==> flow/design.v <==
module LASER (
    input CLK,
    input RST,
    input [3:0] X,
    input [3:0] Y,
    output reg [3:0] C1X,
    output reg [3:0] C1Y,
    output reg [3:0] C2X,
    output reg [3:0] C2Y,
    output reg DONE);
  parameter DATA_WIDTH      = 4;
  parameter VALID_POINT_NUM = 40;
  parameter VALID_POINT_NUM_BY_FOUR = 10;
  parameter ITER_NUM        = 4;
  parameter VALID_PTS_WIDTH       = 6;
  parameter RADIUS = 4;
  integer idx,depth;
  reg[6:0] currentState, nextState;
  localparam IDLE         = 7'b0000001;
  localparam RD_DATA      = 7'b0000010;
  localparam FIRST_TRY_C1 = 7'b0000100;
  localparam FIND_C2      = 7'b0001000;
  localparam FIND_C1      = 7'b0010000;
  localparam EVAL         = 7'b0100000;
  localparam FINISH         = 7'b1000000;
  wire state_IDLE         = currentState[0];
  wire state_RD_DATA      = currentState[1];
  wire state_FIRST_TRY_C1 = currentState[2];
  wire state_FIND_C2      = currentState[3];
  wire state_FIND_C1      = currentState[4];
  wire state_EVAL         = currentState[5];
  wire state_DONE         = currentState[6];
  reg[5:0] valid_pts_cnt;
  reg[DATA_WIDTH-1:0] row_ptr,col_ptr;
  reg[2:0] iters_cnt ;
  wire[1:0] rd_data_in_switch = valid_pts_cnt[1:0];
  reg[VALID_PTS_WIDTH-1:0] curr_valid_Num_acc_ff;
  reg[VALID_PTS_WIDTH-1:0] best_Num_ff;
  reg[DATA_WIDTH-1:0] bestC1X_ff,bestC1Y_ff,bestC2X_ff,bestC2Y_ff;
  reg[DATA_WIDTH-1:0] valid_pts_X_cir_buf[0:VALID_POINT_NUM_BY_FOUR-1][0:3];
  reg[DATA_WIDTH-1:0] valid_pts_Y_cir_buf[0:VALID_POINT_NUM_BY_FOUR-1][0:3];
  reg [VALID_PTS_WIDTH-1:0] det_inside_C1;
  reg [VALID_PTS_WIDTH-1:0] det_inside_C2;
  reg [VALID_PTS_WIDTH-1:0] curr_valid_Num_acc_wr;
  wire[3:0] pt_is_in;
  wire[DATA_WIDTH-1:0] current_validX1 = valid_pts_X_cir_buf[VALID_POINT_NUM_BY_FOUR-1][0];
  wire[DATA_WIDTH-1:0] current_validY1 = valid_pts_Y_cir_buf[VALID_POINT_NUM_BY_FOUR-1][0];
  wire[DATA_WIDTH-1:0] current_validX2 = valid_pts_X_cir_buf[VALID_POINT_NUM_BY_FOUR-1][1];
  wire[DATA_WIDTH-1:0] current_validY2 = valid_pts_Y_cir_buf[VALID_POINT_NUM_BY_FOUR-1][1];
  wire[DATA_WIDTH-1:0] current_validX3 = valid_pts_X_cir_buf[VALID_POINT_NUM_BY_FOUR-1][2];
  wire[DATA_WIDTH-1:0] current_validY3 = valid_pts_Y_cir_buf[VALID_POINT_NUM_BY_FOUR-1][2];
  wire[DATA_WIDTH-1:0] current_validX4 = valid_pts_X_cir_buf[VALID_POINT_NUM_BY_FOUR-1][3];
  wire[DATA_WIDTH-1:0] current_validY4 = valid_pts_Y_cir_buf[VALID_POINT_NUM_BY_FOUR-1][3];
  wire rd_data_done_f        = valid_pts_cnt == (VALID_POINT_NUM-1) && state_RD_DATA;
  wire valid_pts_traversed_f = valid_pts_cnt == (VALID_POINT_NUM_BY_FOUR-1) &&
       (state_FIND_C1 || state_FIND_C2 || state_FIRST_TRY_C1) ;
  wire first_try_done_f      = row_ptr == 15 && col_ptr == 15
       && state_FIRST_TRY_C1 && valid_pts_traversed_f;
  wire find_C2_done_f      = row_ptr == 15 && col_ptr == 15 && state_FIND_C2;
  wire find_C1_done_f      = row_ptr == 15 && col_ptr == 15 && state_FIND_C1;
  wire value_converged_f   = curr_valid_Num_acc_ff == best_Num_ff && state_EVAL;
  wire iters_done_f        = iters_cnt == ITER_NUM-1;
  always @(posedge CLK)
  begin
    if(RST)
    begin
      currentState <= RD_DATA;
    end
    else
    begin
      currentState <= nextState;
    end
  end
  always @(*)
  begin
    case (currentState)
      IDLE    :
      begin
        nextState            = RD_DATA;
      end
      RD_DATA :
      begin
        nextState            = rd_data_done_f   ? FIRST_TRY_C1 : RD_DATA;
      end
      FIRST_TRY_C1 :
      begin
        nextState            = first_try_done_f ? FIND_C2 : FIRST_TRY_C1;
      end
      FIND_C2 :
      begin
        nextState            = find_C2_done_f ? FIND_C1 : FIND_C2;
      end
      FIND_C1 :
      begin
        nextState            =  find_C1_done_f ? EVAL : FIND_C1;
      end
      EVAL    :
      begin
        nextState            = (iters_done_f || value_converged_f) ? FINISH:FIND_C2;
      end
      FINISH    :
      begin
        nextState            = IDLE;
      end
      default :
      begin
        nextState            = IDLE;
      end
    endcase
  end
  always @(posedge CLK)
  begin
    if(RST)
    begin
      row_ptr <= 0;
      col_ptr <= 0;
    end
    else if(state_IDLE || currentState != nextState)
    begin
      row_ptr <= 0;
      col_ptr <= 0;
    end
    else
    begin
      if(first_try_done_f || find_C1_done_f || find_C2_done_f)
      begin
        row_ptr  <= 0;
        col_ptr  <= 0;
      end
      else
      begin
        row_ptr  <= (col_ptr == 15) && valid_pts_traversed_f ?
                 row_ptr+1 : row_ptr ;
        col_ptr  <= valid_pts_traversed_f ?
                 ((col_ptr==15) ? 0 :col_ptr+1) : col_ptr;
      end
    end
  end
  always @(posedge CLK)
  begin
    if(RST)
    begin
      valid_pts_cnt <= 0;
    end
    else if(state_IDLE || currentState != nextState || valid_pts_traversed_f)
    begin
      valid_pts_cnt <= 0;
    end
    else if(state_RD_DATA)
    begin
      valid_pts_cnt <= valid_pts_cnt + 1;
    end
    else if(state_FIND_C1 || state_FIND_C2 || state_FIRST_TRY_C1)
    begin
      valid_pts_cnt <= valid_pts_cnt + 1;
    end
    else
    begin
      valid_pts_cnt <= valid_pts_cnt;
    end
  end
  always @(posedge CLK)
  begin
    if(RST)
    begin
      iters_cnt <= 0;
    end
    else if(state_IDLE)
    begin
      iters_cnt <= 0;
    end
    else if(find_C1_done_f)
    begin
      iters_cnt <= iters_cnt + 1;
    end
    else
    begin
      ;
    end
  end
  always @(posedge CLK)
  begin
    if(state_RD_DATA)
    begin
      for ( depth = 0 ; depth < 4 ; depth = depth + 1)
        for(idx = 1 ; idx < VALID_POINT_NUM_BY_FOUR ; idx = idx+1)
        begin
          if(rd_data_in_switch==2'b00)
          begin
            valid_pts_X_cir_buf[idx][depth] <= valid_pts_X_cir_buf[idx-1][depth];
            valid_pts_Y_cir_buf[idx][depth] <= valid_pts_Y_cir_buf[idx-1][depth];
          end
        end
      case(rd_data_in_switch)
        2'b00:
        begin
          valid_pts_X_cir_buf[0][0] <= X;
          valid_pts_Y_cir_buf[0][0] <= Y;
        end
        2'b01:
        begin
          valid_pts_X_cir_buf[0][1] <= X;
          valid_pts_Y_cir_buf[0][1] <= Y;
        end
        2'b10:
        begin
          valid_pts_X_cir_buf[0][2] <= X;
          valid_pts_Y_cir_buf[0][2] <= Y;
        end
        2'b11:
        begin
          valid_pts_X_cir_buf[0][3] <= X;
          valid_pts_Y_cir_buf[0][3] <= Y;
        end
        default:
        begin
          valid_pts_X_cir_buf[0][0] <= 0;
          valid_pts_Y_cir_buf[0][0] <= 0;
        end
      endcase
    end
    else if((state_FIND_C1 || state_FIRST_TRY_C1 || state_FIND_C2))
    begin
      for(depth = 0 ;depth < 4 ; depth= depth + 1)
        for(idx = 1 ; idx < VALID_POINT_NUM_BY_FOUR ; idx = idx+1)
        begin
          valid_pts_X_cir_buf[idx][depth] <= valid_pts_X_cir_buf[idx-1][depth];
          valid_pts_Y_cir_buf[idx][depth] <= valid_pts_Y_cir_buf[idx-1][depth];
          valid_pts_X_cir_buf[0][depth] <= valid_pts_X_cir_buf[VALID_POINT_NUM_BY_FOUR-1][depth];
          valid_pts_Y_cir_buf[0][depth] <= valid_pts_Y_cir_buf[VALID_POINT_NUM_BY_FOUR-1][depth];
        end
    end
    else
    begin
      ;
    end
  end
  always @(posedge CLK)
  begin
    if(RST)
    begin
      bestC1X_ff <= 0;
      bestC1Y_ff <= 0;
      bestC2X_ff <= 0;
      bestC2Y_ff <= 0;
      best_Num_ff <= 0;
    end
    else if(state_IDLE)
    begin
      bestC1X_ff <= 0;
      bestC1Y_ff <= 0;
      bestC2X_ff <= 0;
      bestC2Y_ff <= 0;
      best_Num_ff <= 0;
    end
    else if(state_FIRST_TRY_C1 || state_FIND_C1)
    begin
      if(curr_valid_Num_acc_wr >= best_Num_ff)
      begin
        bestC1X_ff <= col_ptr;
        bestC1Y_ff <= row_ptr;
        best_Num_ff <= curr_valid_Num_acc_wr;
      end
      else
      begin
        ;
      end
    end
    else if(state_FIND_C2)
    begin
      if(curr_valid_Num_acc_wr >= best_Num_ff)
      begin
        bestC2X_ff <= col_ptr;
        bestC2Y_ff <= row_ptr;
        best_Num_ff <= curr_valid_Num_acc_wr;
      end
      else
      begin
        ;
      end
    end
    else
    begin
      bestC1X_ff <= bestC1X_ff;
      bestC1Y_ff <= bestC1Y_ff;
      bestC2X_ff <= bestC2X_ff;
      bestC2Y_ff <= bestC2Y_ff;
      best_Num_ff <= best_Num_ff;
    end
  end
  always @(posedge CLK)
  begin
    if(RST)
    begin
      C1X <= 0;
      C1Y <= 0;
      C2X <= 0;
      C2Y <= 0;
      DONE <= 0;
    end
    else if(state_IDLE)
    begin
      C1X <= 0;
      C1Y <= 0;
      C2X <= 0;
      C2Y <= 0;
      DONE <= 0;
    end
    else if(state_DONE)
    begin
      C1X <= bestC1X_ff;
      C1Y <= bestC1Y_ff;
      C2X <= bestC2X_ff;
      C2Y <= bestC2Y_ff;
      DONE <= 1;
    end
    else
    begin
      ;
    end
  end
  reg[DATA_WIDTH-1:0] C1_Xin;
  reg[DATA_WIDTH-1:0] C1_Yin;
  wire[DATA_WIDTH-1:0] C1_Xin_feed = C1_Xin;
  wire[DATA_WIDTH-1:0] C1_Yin_feed = C1_Yin;
  reg[DATA_WIDTH-1:0] C2_Xin;
  reg[DATA_WIDTH-1:0] C2_Yin;
  wire[DATA_WIDTH-1:0] C2_Xin_feed = C2_Xin;
  wire[DATA_WIDTH-1:0] C2_Yin_feed = C2_Yin;
  always @(*)
  begin:DET_IN_INPUTS
    if(state_FIRST_TRY_C1)
    begin
      C1_Xin = col_ptr;
      C1_Yin = row_ptr;
      C2_Xin = col_ptr;
      C2_Yin = row_ptr;
    end
    else if(state_FIND_C1)
    begin
      C1_Xin = col_ptr;
      C1_Yin = row_ptr;
      C2_Xin = bestC2X_ff;
      C2_Yin = bestC2Y_ff;
    end
    else if(state_FIND_C2)
    begin
      C1_Xin = bestC1X_ff;
      C1_Yin = bestC1Y_ff;
      C2_Xin = col_ptr;
      C2_Yin = row_ptr;
    end
    else
    begin
      C1_Xin = 0;
      C1_Yin = 0;
      C2_Xin = 0;
      C2_Yin = 0;
    end
  end
  always @(posedge CLK )
  begin
    if(RST)
    begin
      curr_valid_Num_acc_ff <= 0;
    end
    else if(state_IDLE || valid_pts_traversed_f||currentState!=nextState)
    begin
      curr_valid_Num_acc_ff <= 0;
    end
    else if(state_FIND_C1 || state_FIND_C2 || state_FIRST_TRY_C1)
    begin
      curr_valid_Num_acc_ff <= curr_valid_Num_acc_wr;
    end
    else
    begin
      curr_valid_Num_acc_ff <= curr_valid_Num_acc_ff;
    end
  end
  always @(*)
  begin
    curr_valid_Num_acc_wr = (pt_is_in[0] + pt_is_in[1]) + (pt_is_in[2] +pt_is_in[3])
                          + curr_valid_Num_acc_ff;
  end
  det_inside
    #(
      .RADIUS (RADIUS )
    )
    u_det_inside0(
      .circle1X (C1_Xin_feed ),
      .circle1Y (C1_Yin_feed ),
      .circle2X (C2_Xin_feed ),
      .circle2Y (C2_Yin_feed ),
      .validX   (current_validX1),
      .validY   (current_validY1),
      .pt_is_in (pt_is_in[0] )
    );
  det_inside
    #(
      .RADIUS (RADIUS )
    )
    u_det_inside1(
      .circle1X (C1_Xin_feed ),
      .circle1Y (C1_Yin_feed ),
      .circle2X (C2_Xin_feed ),
      .circle2Y (C2_Yin_feed ),
      .validX   (current_validX2),
      .validY   (current_validY2),
      .pt_is_in (pt_is_in[1] )
    );
  det_inside
    #(
      .RADIUS (RADIUS )
    )
    u_det_inside2(
      .circle1X (C1_Xin_feed ),
      .circle1Y (C1_Yin_feed ),
      .circle2X (C2_Xin_feed ),
      .circle2Y (C2_Yin_feed ),
      .validX   (current_validX3   ),
      .validY   (current_validY3  ),
      .pt_is_in (pt_is_in[2] )
    );
  det_inside
    #(
      .RADIUS (RADIUS )
    )
    u_det_inside3(
      .circle1X (C1_Xin_feed ),
      .circle1Y (C1_Yin_feed ),
      .circle2X (C2_Xin_feed ),
      .circle2Y (C2_Yin_feed ),
      .validX   (current_validX4   ),
      .validY   (current_validY4   ),
      .pt_is_in (pt_is_in[3] )
    );
endmodule
module det_inside(input[3:0] circle1X,
                    input[3:0] circle1Y,
                    input[3:0] circle2X,
                    input[3:0] circle2Y,
                    input[3:0] validX,
                    input[3:0] validY,
                    output pt_is_in);
  parameter RADIUS = 4;
  reg det_inside_C1,det_inside_C2;
  wire signed[4:0] dispC1X = validX - circle1X;
  reg[3:0] absDispC1X;
  wire signed[4:0] dispC1Y = validY - circle1Y;
  reg[3:0] absDispC1Y;
  wire signed[4:0] dispC2X = validX - circle2X;
  reg[3:0] absDispC2X;
  wire signed[4:0] dispC2Y = validY - circle2Y;
  reg[3:0] absDispC2Y;
  always @(*)
  begin: absoulute
    if(dispC1X > 0)
    begin
      absDispC1X = dispC1X;
    end
    else
    begin
      absDispC1X = ~dispC1X+1;
    end
    if(dispC1Y > 0)
    begin
      absDispC1Y = dispC1Y;
    end
    else
    begin
      absDispC1Y = ~dispC1Y+1;
    end
    if(dispC2X > 0)
    begin
      absDispC2X = dispC2X;
    end
    else
    begin
      absDispC2X = ~dispC2X+1;
    end
    if(dispC2Y > 0)
    begin
      absDispC2Y = dispC2Y;
    end
    else
    begin
      absDispC2Y = ~dispC2Y+1;
    end
  end
  always@(*)
  begin: DET_INSIDE
    det_inside_C1 = ((absDispC1X == RADIUS) && (absDispC1Y == 0))
                  || ((absDispC1X == 0) && (absDispC1Y == RADIUS))
                  || (((absDispC1X <= RADIUS - 1) && (absDispC1Y <= RADIUS - 1))
                      && ~((absDispC1X == RADIUS - 1) && (absDispC1Y == RADIUS - 1)));
    det_inside_C2 = ((absDispC2X == RADIUS) && (absDispC2Y == 0))
                  || ((absDispC2X == 0) && (absDispC2Y == RADIUS))
                  || (((absDispC2X <= RADIUS - 1) && (absDispC2Y <= RADIUS - 1))
                      && ~((absDispC2X == RADIUS - 1) && (absDispC2Y == RADIUS - 1)));
  end
  assign pt_is_in = det_inside_C1 || det_inside_C2;
endmodule
**Tool chain data of LASER**

What the tools print for LASER, step after step.
Lines are those of the file above, counted from 1.
Operators carry their Yosys type and port widths (W data, S select, Z words).
Not given: n/a

- Top: LASER
- Clock input: CLK
- Standard-cell library: sky130hd
- Library corner: tt_025C_1v80

**Word level**

Yosys after proc, flatten, opt, wreduce and memory -nomap, before mapping. Print and check cells are not counted. Equal cells are merged and count once.

- Bits of input ports: 10
- Flip-flop bits (word level): 389

- Bitwise operators: 25
- $add $sub $neg: 40
- Reduce/logical cells: 110
- Multiplexer cells: 280
- $lt $le $gt $ge: 33
- Eq/ne operators: 52

Operators by type and width:

| cell | number |
|---|---|
| $mux W4 | 270 |
| $sub A4 B4 Y5 | 16 |
| $gt A5 B1 Y1 const B | 16 |
| $add A4 B2 Y4 const B | 16 |
| $le A4 B2 Y1 const B | 16 |
| $eq A4 B2 Y1 const B | 16 |
| $eq A4 B3 Y1 const B | 16 |
| $not A4 Y4 | 16 |
| $logic_not A4 Y1 | 16 |
| $logic_and A1 B1 Y1 | 49 |
| $pmux W7 S6 | 1 |
| $mux W6 | 6 |
| $logic_or A1 B1 Y1 | 31 |
| $reduce_and A2 Y1 | 5 |
| $not A1 Y1 | 9 |
| $ne A2 B1 Y1 const B | 4 |
| $add A4 B1 Y4 const B | 2 |
| $eq A4 B4 Y1 const B | 2 |
| $eq A7 B1 Y1 const B | 1 |
| $eq A7 B2 Y1 const B | 1 |
| $eq A7 B3 Y1 const B | 1 |
| $eq A7 B4 Y1 const B | 1 |
| $eq A7 B5 Y1 const B | 1 |
| $eq A7 B6 Y1 const B | 1 |
| $ne A7 B7 Y1 | 1 |
| $mux W7 | 1 |
| $reduce_bool A2 Y1 | 3 |
| $reduce_or A2 Y1 | 3 |

Other operator kinds: 17; their cells: 19.

**Depth**

Yosys ltp: most cells in a row. Word level: on the elaborated netlist, between registers, memories and ports. Mapped: between sequential cells and ports; inverters and the memories' decode and read muxes count.

- Depth after elaboration: 20
- ABC_AREA: 0
- Gate-level depth with buffers: 34
- Depth with buffers taken out: 32

**After synthesis**

The flow's flattened synthesis, as Yosys stat reports it; memories are mapped. The netlist is that of the ABC_AREA named above (0 if unset); the other value can give another one.

- Buffers: 42
- Flip-flops: 389
- Cell count: 1380
- Cell area after synthesis: 17782.1 um^2

Cell types:

| cell | number | area in all (um^2) |
|---|---|---|
| sky130_fd_sc_hd__edfxtp_1 | 320 | 9.61E+03 |
| sky130_fd_sc_hd__dfxtp_1 | 69 | 1.38E+03 |
| sky130_fd_sc_hd__ha_1 | 99 | 1.24E+03 |
| sky130_fd_sc_hd__xnor2_1 | 72 | 630.605 |
| sky130_fd_sc_hd__mux2i_1 | 52 | 520.499 |
| sky130_fd_sc_hd__nor2_1 | 110 | 412.896 |
| sky130_fd_sc_hd__o21ai_0 | 69 | 345.331 |
| sky130_fd_sc_hd__inv_1 | 88 | 330.317 |
| sky130_fd_sc_hd__a21oi_1 | 55 | 275.264 |
| sky130_fd_sc_hd__maj3_1 | 27 | 270.259 |
| sky130_fd_sc_hd__nand2_1 | 70 | 262.752 |
| sky130_fd_sc_hd__xor2_1 | 23 | 201.443 |
| sky130_fd_sc_hd__a31oi_1 | 21 | 131.376 |
| sky130_fd_sc_hd__nand3_1 | 24 | 120.115 |
| sky130_fd_sc_hd__o211ai_1 | 16 | 120.115 |
| sky130_fd_sc_hd__nor3_1 | 20 | 100.096 |
| sky130_fd_sc_hd__clkbuf_1 | 26 | 97.594 |
| sky130_fd_sc_hd__nor2b_1 | 14 | 87.584 |

Not listed: further types 60, cells in them 205.
The figures by module come from a second, unflattened synthesis with its own total; it is not the netlist above.

- Cells (unflattened synthesis): 1441
- Area (unflattened synthesis): 18201.2 um^2

Each row is one instance without its submodules.

By module:

| module | area (um^2) | sequential area (um^2) | cells | instances |
|---|---|---|---|---|
| LASER | 13496.7 | 10990.5 | 809 | 1 |
| det_inside (RADIUS=4) | 1176.1 | 0.0 | 158 | 4 |

**Worst setup path after synthesis**

OpenSTA on the mapped netlist: ideal clock, no wires. The path of least setup slack (recovery checks aside). Input and output delay are each 20% of the period. Register names are those of the netlist, which keeps one name where synthesis merged equal registers.

- Kind: reg-to-reg
- Start point: register currentState[2]
- End point: register valid_pts_X_cir_buf
- Library setup time: 0.685 ns
- Path buffers: 2
- Stages: 7
- Clock period: 6.5 ns
- Arrival time: 7.802 ns
- Slack: -1.988 ns
- Path delay: 8.487 ns
- Required time: 5.815 ns
- Synthesis period reached: 8.488 ns

"path delay" is the arrival time less input delay plus setup time.
"stages" counts driving pins, that of a launching flip-flop among them; a cell with two outputs on the path counts twice.
"synthesis period reached" = period - worst setup slack (recovery checks aside). The figure is calculated, with input and output delays left at 20% of the set period.
An end named without its bit number is one bit of that signal or, where synthesis recoded a state register, one of its new flip-flops.
The rows between start and end are the longest chain of elaborated cells between them; the timing report does not say that the signal goes this way. Where chains are equally long, one stands for them.
A line is the first line of the expression or statement that the cell stems from. Yosys adds cells for indexed reads and writes and turns some case tables into memories.
A register here has more assigning lines than the two given.
Only ways into the end's enable, where the timed path ends, are counted here.

- Cells stage by stage: sky130_fd_sc_hd__dfxtp_1 -> sky130_fd_sc_hd__buf_2 -> sky130_fd_sc_hd__clkbuf_1 -> sky130_fd_sc_hd__or2_2 -> sky130_fd_sc_hd__nor2_2 -> sky130_fd_sc_hd__nand2_1 -> sky130_fd_sc_hd__o21a_1
- Length of the longest elaborated chain: 4
- Elaborated cells between the ends (all ways): 4
- Classes of those cells: reduce/logical (4)

RTL lines, path post-synthesis:

| element | RTL line | RTL |
|---|---|---|
| from (decl) | 18 | `reg[6:0] currentState, nextState;` |
| from (assign) | 67 | `currentState <= RD_DATA;` |
| from (assign) | 71 | `currentState <= nextState;` |
| $logic_or A1 B1 Y1 (2 in a row) | 222 | `else if((state_FIND_C1 \|\| state_FIRST_TRY_C1 \|\| state_FIND_C2))` |
| $reduce_bool A2 Y1 | n/a |  |
| $reduce_and A2 Y1 | n/a |  |
| to (assign) | 227 | `valid_pts_X_cir_buf[idx][depth] <= valid_pts_X_cir_buf[idx-1][depth];` |
| to (assign) | 229 | `valid_pts_X_cir_buf[0][depth] <= valid_pts_X_cir_buf[VALID_POINT_NUM_BY_FOUR-1][depth];` |
| to (decl) | 40 | `reg[DATA_WIDTH-1:0] valid_pts_X_cir_buf[0:VALID_POINT_NUM_BY_FOUR-1][0:3];` |

**Timing after layout**

From the final timing report of record 1: the path of least setup slack in the routed layout; clock arrival at registers is part of the times.

- Kind: reg-to-reg
- Start point: register currentState[3]
- End point: register (name not given)
- Library setup time: 0.15 ns
- Stages: 31
- Slack: 0.06 ns
- Arrival time: 6.63 ns
- Required time: 6.70 ns
- Clock period: 6.32 ns
- Path buffers: 2

The rows between start and end are the longest chain of elaborated cells between them; the timing report does not say that the signal goes this way. Where chains are equally long, one stands for them.

- Cells stage by stage: sky130_fd_sc_hd__dfxtp_2 -> sky130_fd_sc_hd__nor2b_4 -> sky130_fd_sc_hd__or2_1 -> sky130_fd_sc_hd__buf_4 -> sky130_fd_sc_hd__a22o_1 -> sky130_fd_sc_hd__buf_4 -> sky130_fd_sc_hd__ha_1 -> sky130_fd_sc_hd__inv_1 -> sky130_fd_sc_hd__ha_1 -> sky130_fd_sc_hd__a31oi_1 -> sky130_fd_sc_hd__maj3_1 -> sky130_fd_sc_hd__o21bai_1 -> sky130_fd_sc_hd__inv_1 -> sky130_fd_sc_hd__a31oi_2 -> sky130_fd_sc_hd__mux2_4 -> sky130_fd_sc_hd__nand4_1 -> sky130_fd_sc_hd__a32oi_2 -> sky130_fd_sc_hd__fa_1 -> sky130_fd_sc_hd__fa_2 -> sky130_fd_sc_hd__inv_2 -> sky130_fd_sc_hd__fa_1 -> sky130_fd_sc_hd__ha_1 -> sky130_fd_sc_hd__a21o_1 -> sky130_fd_sc_hd__a21oi_2 -> sky130_fd_sc_hd__nor2b_1 -> sky130_fd_sc_hd__o21ai_1 -> sky130_fd_sc_hd__nand2b_1 -> sky130_fd_sc_hd__a21oi_4 -> sky130_fd_sc_hd__nor2_4 -> sky130_fd_sc_hd__mux2i_1 -> sky130_fd_sc_hd__nor2_1
- Length of the longest elaborated chain: 18
- Elaborated cells between the ends (all ways): 230
- Classes of those cells: add/sub (36); compare (33); eq/ne (32); mux (28); logic (24); reduce/logical (77)

RTL lines, path post-layout:

| element | RTL line | RTL |
|---|---|---|
| from (decl) | 18 | `reg[6:0] currentState, nextState;` |
| from (assign) | 67 | `currentState <= RD_DATA;` |
| from (assign) | 71 | `currentState <= nextState;` |
| $mux W4 | 346 | `else if(state_FIND_C2)` |
| $mux W4 | 339 | `else if(state_FIND_C1)` |
| $mux W4 | 332 | `if(state_FIRST_TRY_C1)` |
| $sub A4 B4 Y5 | 447 | `wire signed[4:0] dispC1X = validX - circle1X;` |
| $not A4 Y4 | 463 | `absDispC1X = ~dispC1X+1;` |
| $add A4 B2 Y4 | 463 |  |
| $mux W4 | 457 | `if(dispC1X > 0)` |
| [... 4 more ...] | n/a |  |
| $logic_or A1 B1 Y1 | 492 | `det_inside_C1 = ((absDispC1X == RADIUS) && (absDispC1Y == 0))` |
| $logic_or A1 B1 Y1 | 501 | `assign pt_is_in = det_inside_C1 \|\| det_inside_C2;` |
| $add A1 B1 Y2 | 382 | `curr_valid_Num_acc_wr = (pt_is_in[0] + pt_is_in[1]) + (pt_is_in[2] +pt_is_in[3])` |
| $add A2 B2 Y3 | 382 |  |
| $add A3 B6 Y6 | 382 |  |
| $ge A6 B6 Y1 | 271 |  |
| $reduce_and A3 Y1 | n/a |  |
| to (assign) | 273 |  |
| to (assign) | 286 |  |
| to (decl) | 39 |  |

Some nets on the timed path still bear RTL names; the line given drives or declares the net.

Named nets, post-layout:

| net | RTL line |
|---|---|
| curr_valid_Num_acc_wr[1] | 382 |

==> results <==
Record of 2 stored runs of the RTL-to-layout flow on LASER, platform sky130hd. The runs are unordered. Constraints: input delay and output delay 20% of the set period each, output load 0.01 pF.
"achieved period" = clock period - worst setup slack. The figure is calculated, with input and output delays left at 20% of the set period.
"critical setup path time" = time allowed to the worst setup path (clock period - input delay - output delay, where it has them) - its slack; a late launch clock adds to it, a late capture clock takes from it.
"total power of the final layout": no workload was simulated; the value follows from the tool's default switching activity.

### Record 1

==> flow/run.sh <==
#!/bin/bash
# the make line also repeats the synthesis and layout settings of config.mk as NAME=value (left out here)
make -C /OpenROAD-flow-scripts/flow DESIGN_CONFIG=/design/flow/config.mk WORK_HOME=/design/flow/orfs CLKGATE_MAP_FILE= finish
==> flow/config.mk <==
export PLATFORM = sky130hd
export DESIGN_NAME = LASER
export DESIGN_NICKNAME = LASER
export VERILOG_FILES = /design/flow/design.v
export SDC_FILE = /design/flow/constraint.sdc
export NUM_CORES = 4
export LEC_CHECK = 0
export CAP_MARGIN = 20
export CORE_MARGIN = 2
export CORE_UTILIZATION = 40
export SLEW_MARGIN = 20
==> flow/constraint.sdc <==
create_clock -name core_clock -period 6.32 [get_ports {CLK}]
set_input_delay 1.2640 -clock core_clock [delete_from_list [all_inputs] [get_ports {CLK}]]
set_output_delay 1.2640 -clock core_clock [all_outputs]
set_load 0.01 [all_outputs]

Results of record 1:
- Cell area after synthesis: 17782.1 um^2
- Area inside the die boundary: 46158.4 um^2
- Utilization after routing: 0.495
- Worst setup slack after layout: 0.063 ns
- Total negative setup slack: 0.000 ns
- Total power of the final layout: 11.510 mW
- Achieved period: 6.257 ns
- Critical setup path time: 6.26 ns
- Worst setup path type: reg-to-reg

### Record 2

==> flow/run.sh <==
#!/bin/bash
# the make line also repeats the synthesis and layout settings of config.mk as NAME=value (left out here)
make -C /OpenROAD-flow-scripts/flow DESIGN_CONFIG=/design/flow/config.mk WORK_HOME=/design/flow/orfs CLKGATE_MAP_FILE= finish
==> flow/config.mk <==
export PLATFORM = sky130hd
export DESIGN_NAME = LASER
export DESIGN_NICKNAME = LASER
export VERILOG_FILES = /design/flow/design.v
export SDC_FILE = /design/flow/constraint.sdc
export NUM_CORES = 4
export LEC_CHECK = 0
export ABC_AREA = 0
export CAP_MARGIN = 20
export CORE_ASPECT_RATIO = 0.68
export CORE_MARGIN = 2
export CORE_UTILIZATION = 16
export CTS_CLUSTER_SIZE = 89
export GPL_ROUTABILITY_DRIVEN = 0
export GPL_TIMING_DRIVEN = 1
export MAX_ROUTING_LAYER = met4
export MIN_ROUTING_LAYER = met1
export SLEW_MARGIN = 20
export TNS_END_PERCENT = 45
==> flow/constraint.sdc <==
create_clock -name core_clock -period 3.97 [get_ports {CLK}]
set_input_delay 0.7940 -clock core_clock [delete_from_list [all_inputs] [get_ports {CLK}]]
set_output_delay 0.7940 -clock core_clock [all_outputs]
set_load 0.01 [all_outputs]

Results of record 2:
- Cell area after synthesis: 17782.1 um^2
- Area inside the die boundary: 113870.0 um^2
- Utilization after routing: 0.219
- Worst setup slack after layout: -2.257 ns
- Total negative setup slack: -54.045 ns
- Total power of the final layout: 19.195 mW
- Achieved period: 6.227 ns
- Critical setup path time: 6.23 ns
- Worst setup path type: reg-to-reg
